==> flow/design.v <==
module fpadd_40(x_40,y_40,res_40,clk_40,rst_40);
input [31:0] x_40,y_40;				      
output [31:0] res_40;				 
input clk_40,rst_40;
parameter menw_40=45;             
reg sing_x_40,sing_y_40;	 
reg [7:0] exp_x_40, exp_y_40,exp_res_40;		 
reg [menw_40:0] mes_x_40, mes_y_40,mes_res_40,mes_medi_40;	 
reg zero_40_x,zero_40_y;	
reg signres;		                     
reg [31:0] resout_40;	 
integer int_exp_x,int_exp_y,int_exp_dif_40;	 
integer renorm_40,renorm_400,renorm_401,renorm_402,renorm_403,renorm_404,renorm_405;	 
parameter [menw_40:0] zero_40=0;
integer int_exp_dif_402,int_exp_dif_401,int_exp_dif_404,int_exp_dif_403,int_exp_dif_405,int_exp_dif_406,int_exp_dif_4000,int_exp_dif_400;
reg [menw_40:0] mes_y_402,mes_y_401,mes_y_403,mes_y_404;
reg [menw_40:0] mes_x_402,mes_x_401,mes_x_403,mes_x_404;
reg [menw_40:0] mes_res_401,mes_res_402,mes_res_403,mes_res_404,mes_res_4000,mes_res_400;
reg [7:0] exp_x_402,exp_x_401;
reg [7:0] exp_res_402,exp_res_401,exp_res_403,exp_res_404,exp_res_4000,exp_res_400;
reg sing_x_402,sing_x_401,sing_x_403;
reg sing_y_402,sing_y_401,sing_y_403;
reg signres2,signres1,signres3,signres4,signres5,signres6,signres00,signres0;
assign res_40=resout_40;
always @(*) begin
renorm_40=0;
  zero_40_x = (x_40[30:0]==0)?1:0;
  zero_40_y = (y_40[30:0]==0)?1:0;
  if( y_40[30:0] > x_40[30:0] ) begin
    exp_x_40 = y_40[30:23];
    exp_y_40 = x_40[30:23];
    sing_x_40 = y_40[31];
    sing_y_40 = x_40[31];
    mes_x_40 = (zero_40_y)?0:{ 2'b1, y_40[22:0],zero_40[menw_40:25]};
    mes_y_40 = (zero_40_x)?0:{ 2'b1, x_40[22:0],zero_40[menw_40:25]};
    signres=sing_x_40;
  end else begin
    sing_x_40 = x_40[31];
    sing_y_40 = y_40[31];
    exp_x_40 = x_40[30:23];
    exp_y_40 = y_40[30:23];
    mes_x_40 = (zero_40_x)?0:{ 2'b1, x_40[22:0],zero_40[menw_40:25]};
    mes_y_40 = (zero_40_y)?0:{ 2'b1, y_40[22:0],zero_40[menw_40:25]};
    signres=sing_x_40;
  end
  int_exp_x=exp_x_40;
  int_exp_y=exp_y_40;
  int_exp_dif_40=exp_x_40-exp_y_40;
int_exp_dif_402=int_exp_dif_401;
mes_y_402=mes_y_401;
mes_x_402=mes_x_401;
exp_x_402=exp_x_401;
sing_x_402=sing_x_401;
sing_y_402=sing_y_401;
signres2=signres1;
  if(int_exp_dif_402 > 24) begin
    exp_res_40=exp_x_402;
    mes_res_40=mes_x_402;
  end else begin
    exp_res_40=exp_x_402;
    mes_res_40=0;
    mes_y_402=(int_exp_dif_402[4])?{16'b0,mes_y_402[menw_40:16]}: {mes_y_402};
    mes_y_402=(int_exp_dif_402[3])?{ 8'b0,mes_y_402[menw_40:8 ]}: {mes_y_402};
    mes_y_402=(int_exp_dif_402[2])?{ 4'b0,mes_y_402[menw_40:4 ]}: {mes_y_402};
    mes_y_402=(int_exp_dif_402[1])?{ 2'b0,mes_y_402[menw_40:2 ]}: {mes_y_402};
    mes_y_402=(int_exp_dif_402[0])?{ 1'b0,mes_y_402[menw_40:1 ]}: {mes_y_402};
  end
mes_y_404=mes_y_403;
mes_x_404=mes_x_403;
mes_res_4000=mes_res_400;
exp_res_4000=exp_res_400;
signres00=signres0;
int_exp_dif_4000=int_exp_dif_400;
 if (int_exp_dif_4000 <=24) begin
    if(sing_x_403 == sing_y_403) 
       	mes_res_4000=mes_x_404+mes_y_404;
	 else mes_res_4000=mes_x_404-mes_y_404;
    if(mes_res_4000[menw_40]) begin
      mes_res_4000={1'b0,mes_res_4000[menw_40:1]};
      exp_res_4000=exp_res_4000+1;
    end
  end
mes_res_402=mes_res_401;
int_exp_dif_404=int_exp_dif_403;
signres4=signres3;
exp_res_402=exp_res_401;
renorm_403=renorm_402;
    if(mes_res_402[menw_40-1:menw_40-32]==0) begin 
	renorm_403[5]=1; mes_res_402={ 1'b0,mes_res_402[menw_40-33:0],32'b0 }; 
    end
    if(mes_res_402[menw_40-1:menw_40-16]==0) begin 
	renorm_403[4]=1; mes_res_402={ 1'b0,mes_res_402[menw_40-17:0],16'b0 }; 
    end
    if(mes_res_402[menw_40-1:menw_40-8]==0) begin 
	renorm_403[3]=1; mes_res_402={ 1'b0,mes_res_402[menw_40-9:0], 8'b0 }; 
    end
    if(mes_res_402[menw_40-1:menw_40-4]==0) begin 
	renorm_403[2]=1; mes_res_402={ 1'b0,mes_res_402[menw_40-5:0], 4'b0 }; 
    end
    if(mes_res_402[menw_40-1:menw_40-2]==0) begin 
	renorm_403[1]=1; mes_res_402={ 1'b0,mes_res_402[menw_40-3:0], 2'b0 }; 
    end
    if(mes_res_402[menw_40-1   ]==0) begin 
	renorm_403[0]=1; mes_res_402={ 1'b0,mes_res_402[menw_40-2:0], 1'b0 }; 
    end
mes_res_404=mes_res_403;
signres6=signres5;
renorm_405=renorm_404;
exp_res_404=exp_res_403;
int_exp_dif_406=int_exp_dif_405;
  if (int_exp_dif_406 <=60)
  begin
    if(mes_res_404 != 0) begin
      if(mes_res_404[menw_40-24:0]==0 && mes_res_404[menw_40-24]==1) begin
	if(mes_res_404[menw_40-11]==1) mes_res_404=mes_res_404+{1'b1,zero_40[menw_40-11:0]};
      end else begin
        mes_res_404=mes_res_404;
      end
      exp_res_404=exp_res_404-renorm_405;
      if(mes_res_404[menw_40-1]==0) begin
       exp_res_404=exp_res_404+1;
       mes_res_404={1'b0,mes_res_404[menw_40-1:1]};
      end
    end else begin
      exp_res_404=0;
      signres6=0;
    end
  end
resout_40={signres6,exp_res_404,mes_res_404[menw_40-2:menw_40-24]};
end
always @(posedge clk_40 or posedge rst_40)
begin
	if (rst_40) 
begin
int_exp_dif_401<=0;
mes_x_401<=0;
mes_y_401<= 0;
exp_x_401 <= 0;
sing_x_401<=0;
sing_y_401<=0;
signres1<=0;
renorm_401<=0;
mes_y_403 <= 0;
mes_x_403 <= 0;
sing_x_403 <= 0;
sing_y_403 <= 0;
mes_res_400 <= 0;
renorm_400 <= 0;
signres0 <= 0;
int_exp_dif_400 <= 0;
exp_res_400 <= 0;
mes_res_401 <= 0;
int_exp_dif_403<= 0;
signres3 <= 0;
exp_res_401<= 0;
renorm_402 <= 0;
mes_res_403<=  0;
signres5<= 0;
renorm_404<= 0;
exp_res_403<= 0;
int_exp_dif_405 <= 0;
end
	else begin
	int_exp_dif_401<= int_exp_dif_40;
	mes_x_401<= mes_x_40;
	mes_y_401<= mes_y_40;
	exp_x_401 <= exp_x_40;
	sing_x_401<= sing_x_40;
	sing_y_401<= sing_y_40;
	signres1<= signres;
	renorm_401<= renorm_40;
	mes_y_403 <= mes_y_402;
	mes_x_403 <= mes_x_402;
	sing_x_403 <= sing_x_402;
	sing_y_403 <= sing_y_402;
	mes_res_400 <= mes_res_40;
	renorm_400 <= renorm_401;
	signres0 <= signres2;
	int_exp_dif_400 <= int_exp_dif_402;
	exp_res_400 <= exp_res_40;
	mes_res_401 <= mes_res_4000;
	int_exp_dif_403<= int_exp_dif_4000;
	signres3 <= signres00;
	exp_res_401<= exp_res_4000;
	renorm_402 <= renorm_400;
	mes_res_403 <= mes_res_402;
	signres5 <= signres4;
	renorm_404 <= renorm_403;
	exp_res_403 <= exp_res_402;
	int_exp_dif_405 <= int_exp_dif_404;
	end
end
endmodule
* Step by step through the tools: fpadd_40
Tool output for the design above, in the order of the flow.
Line numbers count from 1 in the design file above.
Operators carry their Yosys type and port widths (W data, S select, Z words).
Not given: -
- Top module :: fpadd_40
- Clock input :: clk_40
- Library :: sky130hd
- Library corner :: tt_025C_1v80

* Word-level counts
Source: Yosys, flattened and elaborated, memories not mapped. Widths are those after wreduce; folded enables and synchronous resets count as part of the registers. Registers that Yosys merges into a memory's read port (data or address) are not register bits. Print and check cells do not count. Equal cells are merged and count once.
- Flip-flop bits (word level) :: 399
- Elaborated cells :: 91
- Output and inout port bits :: 32
- Bits of input ports :: 66
- Multiplexer cells :: 47
- Reductions and logical operators :: 10
- Add/subtract/negate cells :: 7
- Order comparisons :: 4
- Equality and inequality tests :: 1
** Operators with widths (count)
- $mux W45 :: 16
- $mux W46 :: 9
- $mux W44 :: 3
- $logic_not A31 Y1 :: 2
- $mux W8 :: 7
- $add A45 B46 Y46 :: 1
- $sub A45 B46 Y46 :: 1
- $reduce_bool A46 Y1 :: 1
- $add A45 B36 Y45 const B :: 1
- $logic_not A32 Y1 :: 1
- $gt A31 B31 Y1 :: 1
- $logic_not A22 Y1 :: 1
- $logic_not A16 Y1 :: 1
- $add A8 B1 Y8 const B :: 2
- $mux W1 :: 12
- $sub A8 B8 Y9 :: 1
- $gt A9 B6 Y1 const B :: 1
- $le A9 B6 Y1 const B :: 1
- $le A9 B7 Y1 const B :: 1
- $sub A8 B6 Y8 :: 1
- $logic_not A8 Y1 :: 1
- $logic_not A4 Y1 :: 1
- $logic_not A2 Y1 :: 1
- $eq A1 B1 Y1 :: 1
- $logic_and A1 B1 Y1 :: 1

* Longest topological paths
Depth = most cells in a row (Yosys ltp): at word level without a register or memory, in the mapped netlist without a sequential cell, where the memories' decode and read muxes count.
- Depth after elaboration :: 11
- ABC_AREA :: 1
- Depth in mapped cells :: 31
- Depth with buffers taken out :: 31

* After synthesis
Source: synth_stat.txt of the flow (Yosys; design flattened, memories mapped). It holds for the ABC_AREA given above (unset counts as 0); a run with the other value may have another netlist.
** Cells by type
- sky130_fd_sc_hd__dfrtp_1 :: count 311, area in all 7.78E+03 um^2
- sky130_fd_sc_hd__nand2_1 :: count 777, area in all 2.92E+03 um^2
- sky130_fd_sc_hd__o21ai_0 :: count 335, area in all 1.68E+03 um^2
- sky130_fd_sc_hd__inv_1 :: count 351, area in all 1.32E+03 um^2
- sky130_fd_sc_hd__ha_1 :: count 66, area in all 825.792 um^2
- sky130_fd_sc_hd__nor2_1 :: count 198, area in all 743.213 um^2
- sky130_fd_sc_hd__nand3_1 :: count 126, area in all 630.605 um^2
- sky130_fd_sc_hd__xor2_1 :: count 52, area in all 455.437 um^2
- sky130_fd_sc_hd__a21oi_1 :: count 69, area in all 345.331 um^2
- sky130_fd_sc_hd__clkbuf_1 :: count 79, area in all 296.534 um^2
- sky130_fd_sc_hd__xnor2_1 :: count 32, area in all 280.269 um^2
- sky130_fd_sc_hd__o21ai_1 :: count 44, area in all 220.211 um^2
- sky130_fd_sc_hd__nand4_1 :: count 27, area in all 168.912 um^2
- sky130_fd_sc_hd__a221oi_1 :: count 16, area in all 140.134 um^2
- sky130_fd_sc_hd__nor4_1 :: count 22, area in all 137.632 um^2
- sky130_fd_sc_hd__buf_6 :: count 12, area in all 135.13 um^2
- sky130_fd_sc_hd__nor3_1 :: count 26, area in all 130.125 um^2
- sky130_fd_sc_hd__o22ai_1 :: count 20, area in all 125.12 um^2
Not listed: further types 38, cells in them 186.
- Mapped area :: 19682.6 um^2
- Buffers :: 129
- Flip-flops :: 311
- Mapped cells :: 2749
- Area of sequential cells :: 7782.5 um^2

* Worst setup path after synthesis
Path of least setup slack by OpenSTA after synthesis, without wires, with an ideal clock, recovery checks aside; 20% of the period is set as input and as output delay. Where synthesis merged equal registers, the netlist keeps one of their names.
- Path type :: register to register
- Start point :: register mes_y_403[0]
- End point :: register mes_res_401[37]
- Slack :: 0.817 ns
- Clock period :: 5.0 ns
- Stages on the path :: 28
- Launch time at the first pin :: 0.000 ns
- Data required time :: 4.896 ns
- Path buffers :: 1
- Delay of the path :: 4.183 ns
- Library setup time :: 0.104 ns
- Data arrival time :: 4.079 ns
- Period reached after synthesis :: 4.183 ns
"delay of the path" is the arrival time less input delay plus setup time.
"stages on the path": output pins that drive a net of the path, with the launching flip-flop's if there is one; two outputs of one cell count as two.
"period reached after synthesis" is the clock period less the worst setup slack; recovery checks do not enter. This is arithmetic on one report: input and output delays are still those of the set period (20% each).
Between the ends stands the longest chain of elaborated cells between them, by number of cells; it is not shown to be the way that was timed. Of several equally long chains one is given.
Each line given opens the expression or statement behind the cell; cells for indexed reads and writes are added by Yosys, which also makes memories of some case tables.
- Path through :: sky130_fd_sc_hd__dfrtp_1 > sky130_fd_sc_hd__inv_1 > sky130_fd_sc_hd__ha_1 > sky130_fd_sc_hd__inv_1 > sky130_fd_sc_hd__nor3_1 > sky130_fd_sc_hd__nor3b_1 > sky130_fd_sc_hd__nand4_1 > sky130_fd_sc_hd__nor2_1 > sky130_fd_sc_hd__nand3_1 > sky130_fd_sc_hd__o21ai_0 > sky130_fd_sc_hd__o21ai_0 > sky130_fd_sc_hd__a21oi_1 > sky130_fd_sc_hd__nand2_1 > sky130_fd_sc_hd__xor2_1 > sky130_fd_sc_hd__ha_1 > sky130_fd_sc_hd__inv_1 > sky130_fd_sc_hd__nor3_1 > sky130_fd_sc_hd__nand2_1 > sky130_fd_sc_hd__nor4_1 > sky130_fd_sc_hd__nand2_1 > sky130_fd_sc_hd__nand3_1 > sky130_fd_sc_hd__inv_1 > sky130_fd_sc_hd__nand2_1 > sky130_fd_sc_hd__nand2_2 > sky130_fd_sc_hd__inv_2 > sky130_fd_sc_hd__nor2_4 > sky130_fd_sc_hd__buf_2 > sky130_fd_sc_hd__a221oi_1
- Length of the longest elaborated chain :: 5
- Elaborated cells on any way between the ends :: 6
- Source lines of those cells :: 5
- Those cells by class :: add/sub (2); mux (4)
** RTL lines, path post-synthesis
- from (decl) :: line 16 : reg [menw_40:0] mes_y_402,mes_y_401,mes_y_403,mes_y_404;
- from (assign) :: line 143 : mes_y_403 <= 0;
- from (assign) :: line 172 : mes_y_403 <= mes_y_402;
- $sub A45 B46 Y46 :: line 77 : else mes_res_4000=mes_x_404-mes_y_404;
- $mux W46 :: line 75 : if(sing_x_403 == sing_y_403)
- $mux W46 :: line 74 : if (int_exp_dif_4000 <=24) begin
- $mux W45 :: line 78 : if(mes_res_4000[menw_40]) begin
- $mux W46 :: line 74
- to (assign) :: line 152 : mes_res_401 <= 0;
- to (assign) :: line 181 : mes_res_401 <= mes_res_4000;
- to (decl) :: line 18 : reg [menw_40:0] mes_res_401,mes_res_402,mes_res_403,mes_res_404,mes_res_4000,mes_res_400;

* Worst path after layout
Path of least setup slack in the final report of run 2 (OpenROAD, finished layout, wires in). Where an end is a register, its clock arrival counts in the times.
- Path type :: register to register
- Start point :: register mes_y_403[1]
- End point :: register mes_res_401[39]
- Data required time :: 7.81 ns
- Clock period :: 7.4 ns
- Path buffers :: 0
- Library setup time :: 0.12 ns
- Slack :: 1.68 ns
- Data arrival time :: 6.13 ns
- Launch time at the first pin :: 0.58 ns
- Stages on the path :: 28
Between the ends stands the longest chain of elaborated cells between them, by number of cells; it is not shown to be the way that was timed. Of several equally long chains one is given.
- Path through :: sky130_fd_sc_hd__dfrtp_1 > sky130_fd_sc_hd__inv_1 > sky130_fd_sc_hd__ha_1 > sky130_fd_sc_hd__inv_1 > sky130_fd_sc_hd__nor3_1 > sky130_fd_sc_hd__nor3b_1 > sky130_fd_sc_hd__nand4_1 > sky130_fd_sc_hd__nor2_1 > sky130_fd_sc_hd__nand3_1 > sky130_fd_sc_hd__o21ai_0 > sky130_fd_sc_hd__o21ai_0 > sky130_fd_sc_hd__a21oi_1 > sky130_fd_sc_hd__nand2_1 > sky130_fd_sc_hd__xor2_1 > sky130_fd_sc_hd__ha_1 > sky130_fd_sc_hd__inv_1 > sky130_fd_sc_hd__nor3_1 > sky130_fd_sc_hd__nand2_1 > sky130_fd_sc_hd__nor4_1 > sky130_fd_sc_hd__nand2_1 > sky130_fd_sc_hd__nand3_1 > sky130_fd_sc_hd__inv_1 > sky130_fd_sc_hd__nand2_1 > sky130_fd_sc_hd__nand2_2 > sky130_fd_sc_hd__nor2_4 > sky130_fd_sc_hd__inv_1 > sky130_fd_sc_hd__o22ai_1 > sky130_fd_sc_hd__a21oi_1
- Length of the longest elaborated chain :: 5
- Elaborated cells on any way between the ends :: 6
- Source lines of those cells :: 5
- Those cells by class :: add/sub (2); mux (4)
** RTL lines, path post-layout
- from (decl) :: line 16 : reg [menw_40:0] mes_y_402,mes_y_401,mes_y_403,mes_y_404;
- from (assign) :: line 143 : mes_y_403 <= 0;
- from (assign) :: line 172 : mes_y_403 <= mes_y_402;
- $sub A45 B46 Y46 :: line 77 : else mes_res_4000=mes_x_404-mes_y_404;
- $mux W46 :: line 75 : if(sing_x_403 == sing_y_403)
- $mux W46 :: line 74 : if (int_exp_dif_4000 <=24) begin
- $mux W45 :: line 78 : if(mes_res_4000[menw_40]) begin
- $mux W46 :: line 74
- to (assign) :: line 152 : mes_res_401 <= 0;
- to (assign) :: line 181 : mes_res_401 <= mes_res_4000;
- to (decl) :: line 18 : reg [menw_40:0] mes_res_401,mes_res_402,mes_res_403,mes_res_404,mes_res_4000,mes_res_400;

==> results <==
Design fpadd_40 on sky130hd. What follows are 6 stored runs of the flow, each under its own settings; their order means nothing. The constraints put input and output delay at 20% of the set period each and load the outputs with 0.01 pF.
"period reached" is the run's clock period less its worst setup slack. It is reckoned from that one timing run; input and output delays stay at 20% of the period that was set.
"critical setup path time": the worst setup path's part of the clock period (all of it between registers, 20% less for each end at a port) less its slack. A launch clock that arrives late makes it longer, a capture clock that arrives late makes it shorter.
"power consumption" is the tool's figure for a default switching activity; nothing was simulated.

** Run 1
- Settings :: ABC_AREA=0; CORE_UTILIZATION=69; GPL_ROUTABILITY_DRIVEN=0; GPL_TIMING_DRIVEN=0; HOLD_SLACK_MARGIN=-0.02; MAX_ROUTING_LAYER=met5; MIN_ROUTING_LAYER=met2; PLACE_DENSITY_LB_ADDON=0.2; TNS_END_PERCENT=40; period_ns=4.51; CAP_MARGIN=20; CORE_MARGIN=2; SLEW_MARGIN=20
- Outcome :: no final report: routing broke off with GRT-0232

** Run 2
- Settings :: ABC_AREA=1; CORE_UTILIZATION=43; CTS_CLUSTER_DIAMETER=154; CTS_CLUSTER_SIZE=83; MAX_ROUTING_LAYER=met4; TNS_END_PERCENT=85; period_ns=7.4; CAP_MARGIN=20; CORE_MARGIN=2; SLEW_MARGIN=20
- Synthesis area :: 19682.6 um^2
- Area inside the die boundary :: 47500.0 um^2
- Utilization in the final report :: 46.9 %
- Lowest setup slack :: 1.682 ns
- Post-route setup TNS :: 0.000 ns
- Power consumption :: 8230 µW
- Period reached :: 5.718 ns
- Critical setup path time :: 5.72 ns
- Worst setup path kind :: register to register

** Run 3
- Settings :: CAP_MARGIN=40; CORE_ASPECT_RATIO=0.8; CORE_MARGIN=9; CORE_UTILIZATION=62; CTS_CLUSTER_DIAMETER=150; GPL_ROUTABILITY_DRIVEN=0; HOLD_SLACK_MARGIN=0.22; MAX_ROUTING_LAYER=met4; PLACE_DENSITY_LB_ADDON=0.17; SETUP_SLACK_MARGIN=1.39; TNS_END_PERCENT=35; period_ns=5.0; SLEW_MARGIN=20
- Synthesis area :: 18610.3 um^2
- Area inside the die boundary :: 36616.5 um^2
- Utilization in the final report :: 77.5 %
- Lowest setup slack :: -0.177 ns
- Post-route setup TNS :: -4.032 ns
- Power consumption :: 15307 µW
- Period reached :: 5.177 ns
- Critical setup path time :: 5.18 ns
- Worst setup path kind :: register to register

** Run 4
- Settings :: CAP_MARGIN=5; CORE_ASPECT_RATIO=0.87; CORE_MARGIN=9; CORE_UTILIZATION=62; CTS_CLUSTER_DIAMETER=150; HOLD_SLACK_MARGIN=0.22; PLACE_DENSITY_LB_ADDON=0.17; SETUP_SLACK_MARGIN=1.23; TNS_END_PERCENT=35; period_ns=5.0; SLEW_MARGIN=20
- Synthesis area :: 18610.3 um^2
- Area inside the die boundary :: 36592.6 um^2
- Utilization in the final report :: 79.2 %
- Lowest setup slack :: -0.281 ns
- Post-route setup TNS :: -9.941 ns
- Power consumption :: 15984 µW
- Period reached :: 5.281 ns
- Critical setup path time :: 5.28 ns
- Worst setup path kind :: register to register

** Run 5
- Settings :: CORE_UTILIZATION=40; CTS_CLUSTER_DIAMETER=276; CTS_CLUSTER_SIZE=75; period_ns=7.66; CAP_MARGIN=20; CORE_MARGIN=2; SLEW_MARGIN=20
- Synthesis area :: 18610.3 um^2
- Area inside the die boundary :: 48268.1 um^2
- Utilization in the final report :: 44.1 %
- Lowest setup slack :: 1.576 ns
- Post-route setup TNS :: 0.000 ns
- Power consumption :: 7871 µW
- Period reached :: 6.084 ns
- Critical setup path time :: 6.08 ns
- Worst setup path kind :: register to register

** Run 6
- Settings :: CORE_ASPECT_RATIO=1.2; CORE_MARGIN=9; CORE_UTILIZATION=62; CTS_CLUSTER_DIAMETER=150; HOLD_SLACK_MARGIN=0.22; SETUP_SLACK_MARGIN=1.23; period_ns=5.0; CAP_MARGIN=20; SLEW_MARGIN=20
- Synthesis area :: 18610.3 um^2
- Area inside the die boundary :: 36603.2 um^2
- Utilization in the final report :: 78.0 %
- Lowest setup slack :: -0.026 ns
- Post-route setup TNS :: -0.053 ns
- Power consumption :: 15857 µW
- Period reached :: 5.026 ns
- Critical setup path time :: 5.03 ns
- Worst setup path kind :: register to register
